==> flow/design.v <==
module cla32(input [31:0]a, input [31:0]b,output [32:0]out);
wire [1:0]w[0:32], L1[0:31], L2[0:31], L3[0:31], L4[0:31],L5[0:31];
wire L6[31:0];
genvar q;
generate    for(q=0; q<=31; q=q+1) begin
                  current_status s(.a(a[q]),.b(b[q]),.t(w[q+1]));
            end
endgenerate
assign w[0] = 0;
generate    for(q=0;q<=30;q=q+1) begin
                  look_ahead l(.s(w[31-q]),.f(w[30-q]),.o(L1[q]));
            end
endgenerate
assign L1[31] = w[0];
generate    for(q=0;q<=29;q=q+1) begin
                  look_ahead l(.s(L1[q]),.f(L1[q+2]),.o(L2[q]));
            end
endgenerate
assign L2[30] = L1[30];
assign L2[31] = L1[31];
generate    for(q=0;q<=27;q=q+1) begin
                  look_ahead l(.s(L2[q]),.f(L2[q+4]),.o(L3[q]));
            end
endgenerate
assign {L3[28], L3[29], L3[30], L3[31]} = {L2[28], L2[29], L2[30], L2[31]};
generate    for(q=0;q<=23;q=q+1) begin
                  look_ahead l(.s(L3[q]),.f(L3[q+8]),.o(L4[q]));
            end
endgenerate
generate    for(q=24;q<=31;q=q+1) begin
                  assign L4[q] = L3[q];
            end
endgenerate
generate    for(q=0;q<=15;q=q+1) begin
                  look_ahead l(.s(L4[q]),.f(L4[q+16]),.o(L5[q]));
            end
endgenerate
generate    for(q=16;q<=31;q=q+1) begin
                  assign L5[q] = L4[q];
            end
endgenerate
generate    for(q=0;q<=31;q=q+1) begin
                  assign L6[q] = a[q] ^ b[q] ^ L5[31-q][0];
            end
endgenerate
generate    for(q=0;q<=31;q=q+1) begin
                  assign out[q] = L6[q];
            end
            assign out[32] = w[0];
endgenerate
endmodule
module current_status(input a,input b,output [1:0]t);
      assign {t[0],t[1]} = {a || b , a && b};
endmodule
module look_ahead(input [1:0]s, input [1:0]f,output [1:0]o);
      assign o[1] = (s[1] & s[0] & !f[1]) | (s[0] & f[1] & f[0]);
      assign o[0] = (s[1] & s[0] & !f[1] & !f[0]) | (f[0] & s[0]);
endmodule
module wallace_mul(input [15:0] a, input [15:0] b, output [32:0] out, input clk);
wire [30:0] m[0:15];
reg [30:0] m15_1,m15_2,m15_3;
reg [30:0] u[14:0];
reg [31:0] v[14:0];
reg [31:0] v10_1,v12_2,v12_1;
reg [31:0] temp;
reg [31:0] temp_v;
genvar q,k,i,j;
assign m[0] = b[0] == 0 ? 31'b0 : {15'b0,a};
assign m[1] = b[1] == 0 ? 31'b0 : {14'b0,a,1'b0};
assign m[2] = b[2] == 0 ? 31'b0 : {13'b0,a,2'b0};
assign m[3] = b[3] == 0 ? 31'b0 : {12'b0,a,3'b0};
assign m[4] = b[4] == 0 ? 31'b0 : {11'b0,a,4'b0};
assign m[5] = b[5] == 0 ? 31'b0 : {10'b0,a,5'b0};
assign m[6] = b[6] == 0 ? 31'b0 : {9'b0,a,6'b0};
assign m[7] = b[7] == 0 ? 31'b0 : {8'b0,a,7'b0};
assign m[8] = b[8] == 0 ? 31'b0 : {7'b0,a,8'b0};
assign m[9] = b[9] == 0 ? 31'b0 : {6'b0,a,9'b0};
assign m[10] = b[10] == 0 ? 31'b0 : {5'b0,a,10'b0};
assign m[11] = b[11] == 0 ? 31'b0 : {4'b0,a,11'b0};
assign m[12] = b[12] == 0 ? 31'b0 : {3'b0,a,12'b0};
assign m[13] = b[13] == 0 ? 31'b0 : {2'b0,a,13'b0};
assign m[14] = b[14] == 0 ? 31'b0 : {1'b0,a,14'b0};
assign m[15] = b[15] == 0 ? 31'b0 : {a,15'b0};
generate    for(q=0; q<=14; q=q+1) begin
                  always @ ( posedge clk )
                        v[q][0] <= 0;
            end
endgenerate
generate    for(k=0; k<=12; k=k+3) begin
                  for(q=0; q<=30; q=q+1) begin
                  always @ ( posedge clk ) begin
                        u[k][q] <= m[k][q] ^ m[k+1][q] ^ m[k+2][q];
                        v[k][q+1] <= m[k][q] && m[k+1][q] || m[k+2][q] && ( m[k][q] || m[k+1][q] );
                  end
                  end
            end
            always @ ( posedge clk )
                  m15_1 <= m[15];
            for(q=0; q<=30; q=q+1) begin
            always @ ( posedge clk ) begin
                        u[1][q] <= u[0][q] ^ v[0][q] ^ u[3][q];
                        v[1][q+1] <= u[0][q] && v[0][q] || u[3][q] && ( u[0][q] || v[0][q] );
            end
            end
            for(q=0; q<=30; q=q+1) begin
            always @ ( posedge clk ) begin
                        u[2][q] <= u[6][q] ^ v[6][q] ^ v[3][q];
                        v[2][q+1] <= u[6][q] && v[6][q] || v[3][q] && ( u[6][q] || v[6][q] );
            end
            end
            for(q=0; q<=30; q=q+1) begin
            always @ ( posedge clk ) begin
                  u[4][q] <= u[9][q] ^ v[9][q] ^ u[12][q];
                  v[4][q+1] <= u[9][q] && v[9][q] || u[12][q] && ( u[9][q] || v[9][q] );
            end
            end
            always @ ( posedge clk ) begin
                  m15_2 <= m15_1;
                  v12_1 <= v[12];
            end
            for(q=0; q<=30; q=q+1) begin
            always @ ( posedge clk ) begin
                  u[5][q] <= u[1][q] ^ v[1][q] ^ u[2][q];
                  v[5][q+1] <= u[1][q] && v[1][q] || u[2][q] && ( u[1][q] || v[1][q] );
            end
            end
            for(q=0; q<=30; q=q+1) begin
            always @ ( posedge clk ) begin
                  u[7][q] <= u[4][q] ^ v[4][q] ^ v[2][q];
                  v[7][q+1] <= u[4][q] && v[4][q] || v[2][q] && ( u[4][q] || v[4][q] );
            end
            end
            always @ ( posedge clk ) begin
                  m15_3 <= m15_2;
                  v12_2 <= v12_1;
            end
            for(q=0; q<=30; q=q+1) begin
            always @ ( posedge clk ) begin
                  u[8][q] <= u[5][q] ^ v[5][q] ^ u[7][q];
                  v[8][q+1] <= u[5][q] && v[5][q] || u[7][q] && ( u[5][q] || v[5][q] );
            end
            end
            for(q=0; q<=30; q=q+1) begin
            always @ ( posedge clk ) begin
                  u[10][q] <= m15_3[q] ^ v12_2[q] ^ v[7][q];
                  v[10][q+1] <= m15_3[q] && v12_2[q] || v[7][q] && ( m15_3[q] || v12_2[q] );
            end
            end
            for(q=0; q<=30; q=q+1) begin
            always @ ( posedge clk ) begin
                  u[11][q] <= u[8][q] ^ v[8][q] ^ u[10][q];
                  v[11][q+1] <= u[8][q] && v[8][q] || u[10][q] && ( u[8][q] || v[8][q] );
            end
            end
            always @ ( posedge clk )
                  v10_1 <= v[10];
            for(q=0; q<=30; q=q+1) begin
            always @ ( posedge clk ) begin
                  u[13][q] <= u[11][q] ^ v[11][q] ^ v10_1[q];
                  v[13][q+1] <= u[11][q] && v[11][q] || v10_1[q] && ( u[11][q] || v[11][q] );
            end
            end
endgenerate
always @ ( posedge clk ) begin
      temp <= {1'b0,u[13]};
      temp_v <= v[13];
end
cla32 object(.a(temp),.b(temp_v),.out(out));
endmodule
Lab notebook: wallace_mul

* From RTL to reports: wallace_mul
Each step is given for the RTL above and for the edited RTL. "unedited" refers to lines of the RTL above, "edited" to lines of the edited file. "change": "edited" minus "unedited" as printed here. "rel. change": 100 x difference / "unedited". Operators: Yosys type, input widths -> output width; for muxes data width and select width s. A cell with n/a has no value.
Inputs: top wallace_mul, clock clk, library sky130hd, timing corner tt_025C_1v80

* The edit
The edit as a unified diff against the file above. The edit is scripted: it alters the design's behaviour and was not made to optimise anything.
begin of diff
@@ -54,5 +54,5 @@
 endmodule
 module look_ahead(input [1:0]s, input [1:0]f,output [1:0]o);
-      assign o[1] = (s[1] & s[0] & !f[1]) | (s[0] & f[1] & f[0]);
+      assign o[1] = (s[1] & s[0] & !f[1]) | ((s[0] ^ f[1]) & f[0]);
       assign o[0] = (s[1] & s[0] & !f[1] & !f[0]) | (f[0] & s[0]);
 endmodule
end of diff

* After elaboration
Source: Yosys, flattened and elaborated. Widths are those after wreduce; folded enables and synchronous resets count as part of the registers. Registers that Yosys merges into a memory's read port (data or address) are not register bits. Print and check cells do not count.
Operators by class:
- multiplexer cells | unedited 15, edited 15, change 0, rel. change 0.00%
- bitwise operators | unedited 1797, edited 1826, change +29, rel. change +1.61%
- reduce/logical cells | unedited 1913, edited 1915, change +2, rel. change +0.10%
Operators by type and width:
- $xor 1x1->1 | unedited 830, edited 935, change +105, rel. change +12.65%
- $and 1x1->1 | unedited 670, edited 587, change -83, rel. change -12.39%
- $or 1x1->1 | unedited 217, edited 224, change +7, rel. change +3.23%
- $logic_not 1->1 | unedited 211, edited 213, change +2, rel. change +0.95%
- $logic_or 1x1->1 | unedited 807, edited 807, change 0, rel. change 0.00%
- $logic_and 1x1->1 | unedited 785, edited 785, change 0, rel. change 0.00%
- $xor 1x1->1 const AB | unedited 40, edited 40, change 0, rel. change 0.00%
- $logic_and 1x1->1 const A | unedited 35, edited 35, change 0, rel. change 0.00%
- $logic_and 1x1->1 const AB | unedited 35, edited 35, change 0, rel. change 0.00%
- $logic_or 1x1->1 const AB | unedited 35, edited 35, change 0, rel. change 0.00%
- $xor 1x1->1 const B | unedited 35, edited 35, change 0, rel. change 0.00%
- $logic_or 1x1->1 const A | unedited 5, edited 5, change 0, rel. change 0.00%
- $xor 1x1->1 const A | unedited 5, edited 5, change 0, rel. change 0.00%
- $mux 16 | unedited 1, edited 1, change 0, rel. change 0.00%
- $mux 17 | unedited 1, edited 1, change 0, rel. change 0.00%
- $mux 18 | unedited 1, edited 1, change 0, rel. change 0.00%
- $mux 19 | unedited 1, edited 1, change 0, rel. change 0.00%
- $mux 20 | unedited 1, edited 1, change 0, rel. change 0.00%
- $mux 21 | unedited 1, edited 1, change 0, rel. change 0.00%
- $mux 22 | unedited 1, edited 1, change 0, rel. change 0.00%
- $mux 23 | unedited 1, edited 1, change 0, rel. change 0.00%
- $mux 24 | unedited 1, edited 1, change 0, rel. change 0.00%
- $mux 25 | unedited 1, edited 1, change 0, rel. change 0.00%
- $mux 26 | unedited 1, edited 1, change 0, rel. change 0.00%
- $mux 27 | unedited 1, edited 1, change 0, rel. change 0.00%
- $mux 28 | unedited 1, edited 1, change 0, rel. change 0.00%
- $mux 29 | unedited 1, edited 1, change 0, rel. change 0.00%
- $mux 30 | unedited 1, edited 1, change 0, rel. change 0.00%
Bit counts:
- register bits after elaboration | unedited 1094, edited 1094, change 0, rel. change 0.00%
- input bits | unedited 33, edited 33, change 0, rel. change 0.00%
- output and inout bits | unedited 33, edited 33, change 0, rel. change 0.00%
- cells after elaboration | unedited 4585, edited 4616, change +31, rel. change +0.68%

* Depth
Yosys ltp: most cells in a row. Word level: on the elaborated netlist, between registers, memories and ports. Mapped: between sequential cells and ports; inverters and the memories' decode and read muxes count.
Logic depth:
- depth after elaboration | unedited 22, edited 22, change 0, rel. change 0.00%
- ABC_AREA | unedited 0, edited 0
- depth in mapped cells | unedited 11, edited 12, change +1, rel. change +9.09%

* Mapped cells and area
The flow's flattened synthesis, as Yosys stat reports it; memories are mapped. The netlist is that of the ABC_AREA named above (0 if unset); the other value can give another one.
Synthesis totals:
- cell count | unedited 1714, edited 2008, change +294, rel. change +17.15%
- chip area (Yosys) (µm²) | unedited 23968.0, edited 26004.9, change +2036.9, rel. change +8.50%
- area of sequential cells (µm²) | unedited 14333.7, edited 14333.7, change 0.0, rel. change 0.00%
- mapped flip-flops | unedited 716, edited 716, change 0, rel. change 0.00%
- buffers | unedited 71, edited 77, change +6, rel. change +8.45%
Cell types:
- sky130_fd_sc_hd__nand2_1 | unedited 8, edited 51, change +43, rel. change +537.50%
- sky130_fd_sc_hd__ha_1 | unedited 112, edited 148, change +36, rel. change +32.14%
- sky130_fd_sc_hd__o21ai_0 | unedited 16, edited 51, change +35, rel. change +218.75%
- sky130_fd_sc_hd__nor2_1 | unedited 35, edited 57, change +22, rel. change +62.86%
- sky130_fd_sc_hd__a21oi_1 | unedited 28, edited 48, change +20, rel. change +71.43%
- sky130_fd_sc_hd__inv_1 | unedited 55, edited 74, change +19, rel. change +34.55%
- sky130_fd_sc_hd__xor2_1 | unedited 9, edited 25, change +16, rel. change +177.78%
- sky130_fd_sc_hd__nand2b_1 | unedited 29, edited 14, change -15, rel. change -51.72%
- sky130_fd_sc_hd__o211ai_1 | unedited 5, edited 15, change +10, rel. change +200.00%
- sky130_fd_sc_hd__nand3b_1 | unedited 4, edited 14, change +10, rel. change +250.00%
- sky130_fd_sc_hd__nor2b_1 | unedited 22, edited 14, change -8, rel. change -36.36%
- sky130_fd_sc_hd__nor3_1 | unedited 2, edited 10, change +8, rel. change +400.00%
- sky130_fd_sc_hd__o21a_1 | unedited 2, edited 10, change +8, rel. change +400.00%
- sky130_fd_sc_hd__a31oi_1 | unedited 4, edited 11, change +7, rel. change +175.00%
- sky130_fd_sc_hd__a22oi_1 | unedited 2, edited 9, change +7, rel. change +350.00%
- sky130_fd_sc_hd__o21bai_1 | unedited 2, edited 7, change +5, rel. change +250.00%
- sky130_fd_sc_hd__or3_1 | unedited 1, edited 6, change +5, rel. change +500.00%
- sky130_fd_sc_hd__nor4_1 | unedited 0, edited 5, change +5
The list need not be complete. By module: a second synthesis without flattening, with its own total; a netlist apart from the flattened one above.
Second synthesis, totals:
- cells (unflattened synthesis) | unedited 1902, edited 2160, change +258, rel. change +13.56%
- area total of the unflattened synthesis (µm²) | unedited 26185.1, edited 26710.6, change +525.5, rel. change +2.01%
Each row is one instance without its submodules.
By module, unedited:
- wallace_mul | instances 1, cells 1258, area 20887.5 µm², seq. area 14333.7 µm²
- look_ahead | instances 129, cells 4, area 30.0 µm², seq. area 0.0 µm²
- cla32 | instances 1, cells 66, area 997.2 µm², seq. area 0.0 µm²
- current_status | instances 31, cells 2, area 13.8 µm², seq. area 0.0 µm²
By module, edited:
- wallace_mul | instances 1, cells 1258, area 20928.8 µm², seq. area 14333.7 µm²
- look_ahead | instances 129, cells 6, area 33.8 µm², seq. area 0.0 µm²
- cla32 | instances 1, cells 66, area 997.2 µm², seq. area 0.0 µm²
- current_status | instances 31, cells 2, area 13.8 µm², seq. area 0.0 µm²

* Timing after synthesis
OpenSTA on the mapped netlist: ideal clock, no wires. The path of least setup slack (recovery checks aside). Input and output delay are each 20% of the period. Register names are those of the netlist, which keeps one name where synthesis merged equal registers.
Path post-synthesis:
- kind | unedited register to output, edited register to output
- from | unedited register temp[11], edited register temp[17]
- to | unedited output out[25], edited output out[23]
- clock period (ns) | unedited 4.4, edited 4.4, change 0.0, rel. change 0.00%
- data arrival time (ns) | unedited 2.177, edited 2.530, change +0.353, rel. change +16.21%
- data required time (ns) | unedited 3.520, edited 3.520, change 0.000, rel. change 0.00%
- setup slack (ns) | unedited 1.343, edited 0.990, change -0.353
- delay of the path (ns) | unedited 2.177, edited 2.530, change +0.353, rel. change +16.21%
- stages on the path | unedited 12, edited 12, change 0, rel. change 0.00%
- path buffers | unedited 2, edited 1, change -1, rel. change -50.00%
- period reached after synthesis (ns) | unedited 3.057, edited 3.41, change +0.353, rel. change +11.55%
"delay of the path" = arrival - input delay + setup time. A path that ends at an output port has no setup time. "stages on the path": output pins that drive a net of the path, with the launching flip-flop's if there is one; two outputs of one cell count as two. "period reached after synthesis" is the clock period less the worst setup slack; recovery checks do not enter. This is arithmetic on one report: input and output delays are still those of the set period (20% each). Between the ends stands the longest chain of elaborated cells between them, by number of cells; it is not shown to be the way that was timed. Of several equally long chains one is given. Each line given opens the expression or statement behind the cell; cells for indexed reads and writes are added by Yosys, which also makes memories of some case tables.
Between the ends, post-synthesis, unedited: path through sky130_fd_sc_hd__dfxtp_1 > sky130_fd_sc_hd__inv_1 > sky130_fd_sc_hd__ha_1 > sky130_fd_sc_hd__buf_6 > sky130_fd_sc_hd__or2_0 > sky130_fd_sc_hd__a221o_1 > sky130_fd_sc_hd__a221oi_4 > sky130_fd_sc_hd__nor2_1 > sky130_fd_sc_hd__a311oi_1 > sky130_fd_sc_hd__o21ai_1 > sky130_fd_sc_hd__xnor2_1 > sky130_fd_sc_hd__buf_4, cells in the longest elaborated chain 20, elaborated cells on any way between the ends 43
Ends and longest elaborated chain, post-synthesis, unedited:
- from (assign) | RTL line 165 | temp <= {1'b0,u[13]};
- $logic_and 1x1->1 | RTL line 53 | assign {t[0],t[1]} = {a || b , a && b};
- $logic_not 1->1 | RTL line 57 | assign o[0] = (s[1] & s[0] & !f[1] & !f[0]) | (f[0] & s[0]);
- $and 1x1->1 (2 in a row) | RTL line 57
- $or 1x1->1 | RTL line 57
- $and 1x1->1 (2 in a row) | RTL line 56 | assign o[1] = (s[1] & s[0] & !f[1]) | (s[0] & f[1] & f[0]);
- $or 1x1->1 | RTL line 56
- $logic_not 1->1 | RTL line 56
- $and 1x1->1 | RTL line 56
- $or 1x1->1 | RTL line 56
- $logic_not 1->1 | RTL line 57
- $and 1x1->1 (2 in a row) | RTL line 57
- $or 1x1->1 | RTL line 57
- $and 1x1->1 (3 in a row) | RTL line 57
- $or 1x1->1 | RTL line 57
- $xor 1x1->1 | RTL line 43 | assign L6[q] = a[q] ^ b[q] ^ L5[31-q][0];
- to (decl) | RTL line 59 | module wallace_mul(input [15:0] a, input [15:0] b, output [32:0] out, input clk);
Nets of the timed path that keep an RTL name, with a line that drives or declares them; the list need not be complete.
Nets with RTL names, path post-synthesis, unedited (RTL line):
- object.L6[25][0] | 43
Between the ends, post-synthesis, edited: path through sky130_fd_sc_hd__dfxtp_1 > sky130_fd_sc_hd__inv_1 > sky130_fd_sc_hd__ha_1 > sky130_fd_sc_hd__or2_4 > sky130_fd_sc_hd__o21ai_4 > sky130_fd_sc_hd__or3_1 > sky130_fd_sc_hd__o2111ai_1 > sky130_fd_sc_hd__or3_4 > sky130_fd_sc_hd__a2bb2o_4 > sky130_fd_sc_hd__a2111oi_4 > sky130_fd_sc_hd__xor2_1 > sky130_fd_sc_hd__buf_4, cells in the longest elaborated chain 21, elaborated cells on any way between the ends 42
Ends and longest elaborated chain, post-synthesis, edited:
- from (assign) | RTL line 165 | temp <= {1'b0,u[13]};
- $logic_and 1x1->1 | RTL line 53 | assign {t[0],t[1]} = {a || b , a && b};
- $logic_not 1->1 | RTL line 57 | assign o[0] = (s[1] & s[0] & !f[1] & !f[0]) | (f[0] & s[0]);
- $and 1x1->1 (2 in a row) | RTL line 57
- $or 1x1->1 | RTL line 57
- $and 1x1->1 (2 in a row) | RTL line 56 | assign o[1] = (s[1] & s[0] & !f[1]) | ((s[0] ^ f[1]) & f[0]);
- $or 1x1->1 | RTL line 56
- $logic_not 1->1 | RTL line 57
- $and 1x1->1 (2 in a row) | RTL line 57
- $or 1x1->1 | RTL line 57
- $and 1x1->1 (3 in a row) | RTL line 57
- $or 1x1->1 | RTL line 57
- $and 1x1->1 (3 in a row) | RTL line 57
- $or 1x1->1 | RTL line 57
- $xor 1x1->1 | RTL line 43 | assign L6[q] = a[q] ^ b[q] ^ L5[31-q][0];
- to (decl) | RTL line 59 | module wallace_mul(input [15:0] a, input [15:0] b, output [32:0] out, input clk);
Nets with RTL names, path post-synthesis, edited (RTL line):
- object.L6[23][0] | 43

* Path in the finished layout
Path of least setup slack in the final report of each run of set A (OpenROAD, finished layout, wires in). Where an end is a register, its clock arrival counts in the times.
Path after layout:
- kind | unedited register to output, edited register to output
- from | unedited register temp[12], edited register temp[9]
- to | unedited output out[13], edited output out[24]
- clock period (ns) | unedited 4.4, edited 4.4, change 0.0, rel. change 0.00%
- data arrival time (ns) | unedited 3.41, edited 3.40, change -0.01, rel. change -0.29%
- data required time (ns) | unedited 3.52, edited 3.52, change 0.00, rel. change 0.00%
- setup slack (ns) | unedited 0.11, edited 0.12, change +0.01
- stages on the path | unedited 9, edited 12, change +3, rel. change +33.33%
- path buffers | unedited 1, edited 1, change 0, rel. change 0.00%
Between the ends stands the longest chain of elaborated cells between them, by number of cells; it is not shown to be the way that was timed. Of several equally long chains one is given.
Between the ends, after layout, unedited: path through sky130_fd_sc_hd__dfxtp_1 > sky130_fd_sc_hd__inv_1 > sky130_fd_sc_hd__ha_1 > sky130_fd_sc_hd__or2_0 > sky130_fd_sc_hd__a221o_1 > sky130_fd_sc_hd__a221oi_4 > sky130_fd_sc_hd__o21ai_0 > sky130_fd_sc_hd__xnor2_1 > sky130_fd_sc_hd__clkdlybuf4s50_1, cells in the longest elaborated chain 18, elaborated cells on any way between the ends 32
Ends and longest elaborated chain, after layout, unedited:
- from (assign) | RTL line 165 | temp <= {1'b0,u[13]};
- $logic_and 1x1->1 | RTL line 53 | assign {t[0],t[1]} = {a || b , a && b};
- $and 1x1->1 (3 in a row) | RTL line 57 | assign o[0] = (s[1] & s[0] & !f[1] & !f[0]) | (f[0] & s[0]);
- $or 1x1->1 | RTL line 57
- $and 1x1->1 (3 in a row) | RTL line 57
- $or 1x1->1 | RTL line 57
- $and 1x1->1 (3 in a row) | RTL line 57
- $or 1x1->1 | RTL line 57
- $and 1x1->1 (3 in a row) | RTL line 57
- $or 1x1->1 | RTL line 57
- $xor 1x1->1 | RTL line 43 | assign L6[q] = a[q] ^ b[q] ^ L5[31-q][0];
- to (decl) | RTL line 59 | module wallace_mul(input [15:0] a, input [15:0] b, output [32:0] out, input clk);
Between the ends, after layout, edited: path through sky130_fd_sc_hd__dfxtp_2 > sky130_fd_sc_hd__inv_1 > sky130_fd_sc_hd__ha_1 > sky130_fd_sc_hd__nor2_2 > sky130_fd_sc_hd__a211oi_1 > sky130_fd_sc_hd__a22o_1 > sky130_fd_sc_hd__mux2_2 > sky130_fd_sc_hd__mux2_4 > sky130_fd_sc_hd__a311oi_2 > sky130_fd_sc_hd__o211ai_1 > sky130_fd_sc_hd__xnor2_1 > sky130_fd_sc_hd__buf_2, cells in the longest elaborated chain 19, elaborated cells on any way between the ends 43
Ends and longest elaborated chain, after layout, edited:
- from (assign) | RTL line 165 | temp <= {1'b0,u[13]};
- $logic_and 1x1->1 | RTL line 53 | assign {t[0],t[1]} = {a || b , a && b};
- $and 1x1->1 (2 in a row) | RTL line 56 | assign o[1] = (s[1] & s[0] & !f[1]) | ((s[0] ^ f[1]) & f[0]);
- $or 1x1->1 | RTL line 56
- $logic_not 1->1 | RTL line 56
- $and 1x1->1 | RTL line 56
- $or 1x1->1 | RTL line 56
- $logic_not 1->1 | RTL line 56
- $and 1x1->1 | RTL line 56
- $or 1x1->1 | RTL line 56
- $logic_not 1->1 | RTL line 57 | assign o[0] = (s[1] & s[0] & !f[1] & !f[0]) | (f[0] & s[0]);
- $and 1x1->1 (2 in a row) | RTL line 57
- $or 1x1->1 | RTL line 57
- $and 1x1->1 (3 in a row) | RTL line 57
- $or 1x1->1 | RTL line 57
- $xor 1x1->1 | RTL line 43 | assign L6[q] = a[q] ^ b[q] ^ L5[31-q][0];
- to (decl) | RTL line 59 | module wallace_mul(input [15:0] a, input [15:0] b, output [32:0] out, input clk);

* Layout results
Both versions went through the flow (Yosys, OpenROAD) with the same settings in each pair. Constraints: input delay and output delay 20% of the set period each, output load 0.01 pF.
Flow settings, set A: CORE_UTILIZATION 40, PLACE_DENSITY 0.6, period_ns 4.4, CAP_MARGIN 20, CORE_MARGIN 2, SLEW_MARGIN 20
Final reports, set A:
- mapped cell area after synthesis (µm²) | unedited 23968.0, edited 26004.9, change +2036.9, rel. change +8.50%
- die size (µm²) | unedited 61894.0, edited 67068.1, change +5174.1, rel. change +8.36%
- post-layout utilization | unedited 0.467, edited 0.476, change +0.009
- setup slack of the worst path (ns) | unedited 0.106, edited 0.119, change +0.013
- smallest hold slack (ns) | unedited 0.312, edited 0.314, change +0.002
- power (µW) | unedited 19012, edited 23568, change +4556, rel. change +23.96%
- clock period reached (ns) | unedited 4.294, edited 4.281, change -0.013, rel. change -0.30%
Flow settings, set B: ABC_AREA 1, CORE_UTILIZATION 49, CTS_CLUSTER_DIAMETER 391, CTS_CLUSTER_SIZE 34, MAX_ROUTING_LAYER met5, PLACE_DENSITY 0.87, SETUP_SLACK_MARGIN 0.17, TNS_END_PERCENT 35, period_ns 2.62, CAP_MARGIN 20, CORE_MARGIN 2, SLEW_MARGIN 20
Final reports, set B:
- mapped cell area after synthesis (µm²) | unedited 24798.8, edited 26231.4, change +1432.6, rel. change +5.78%
- die size (µm²) | unedited 52425.0, edited 55401.4, change +2976.4, rel. change +5.68%
- post-layout utilization | unedited 0.567, edited 0.584, change +0.017
- setup slack of the worst path (ns) | unedited -0.489, edited -0.819, change -0.330
- smallest hold slack (ns) | unedited 0.317, edited 0.324, change +0.007
- power (µW) | unedited 30079, edited 39425, change +9346, rel. change +31.07%
- clock period reached (ns) | unedited 3.109, edited 3.439, change +0.330, rel. change +10.61%
"clock period reached" is the run's clock period less its worst setup slack. It is reckoned from that one timing run; input and output delays stay at 20% of the period that was set. "power" is the tool's figure for a default switching activity; nothing was simulated.
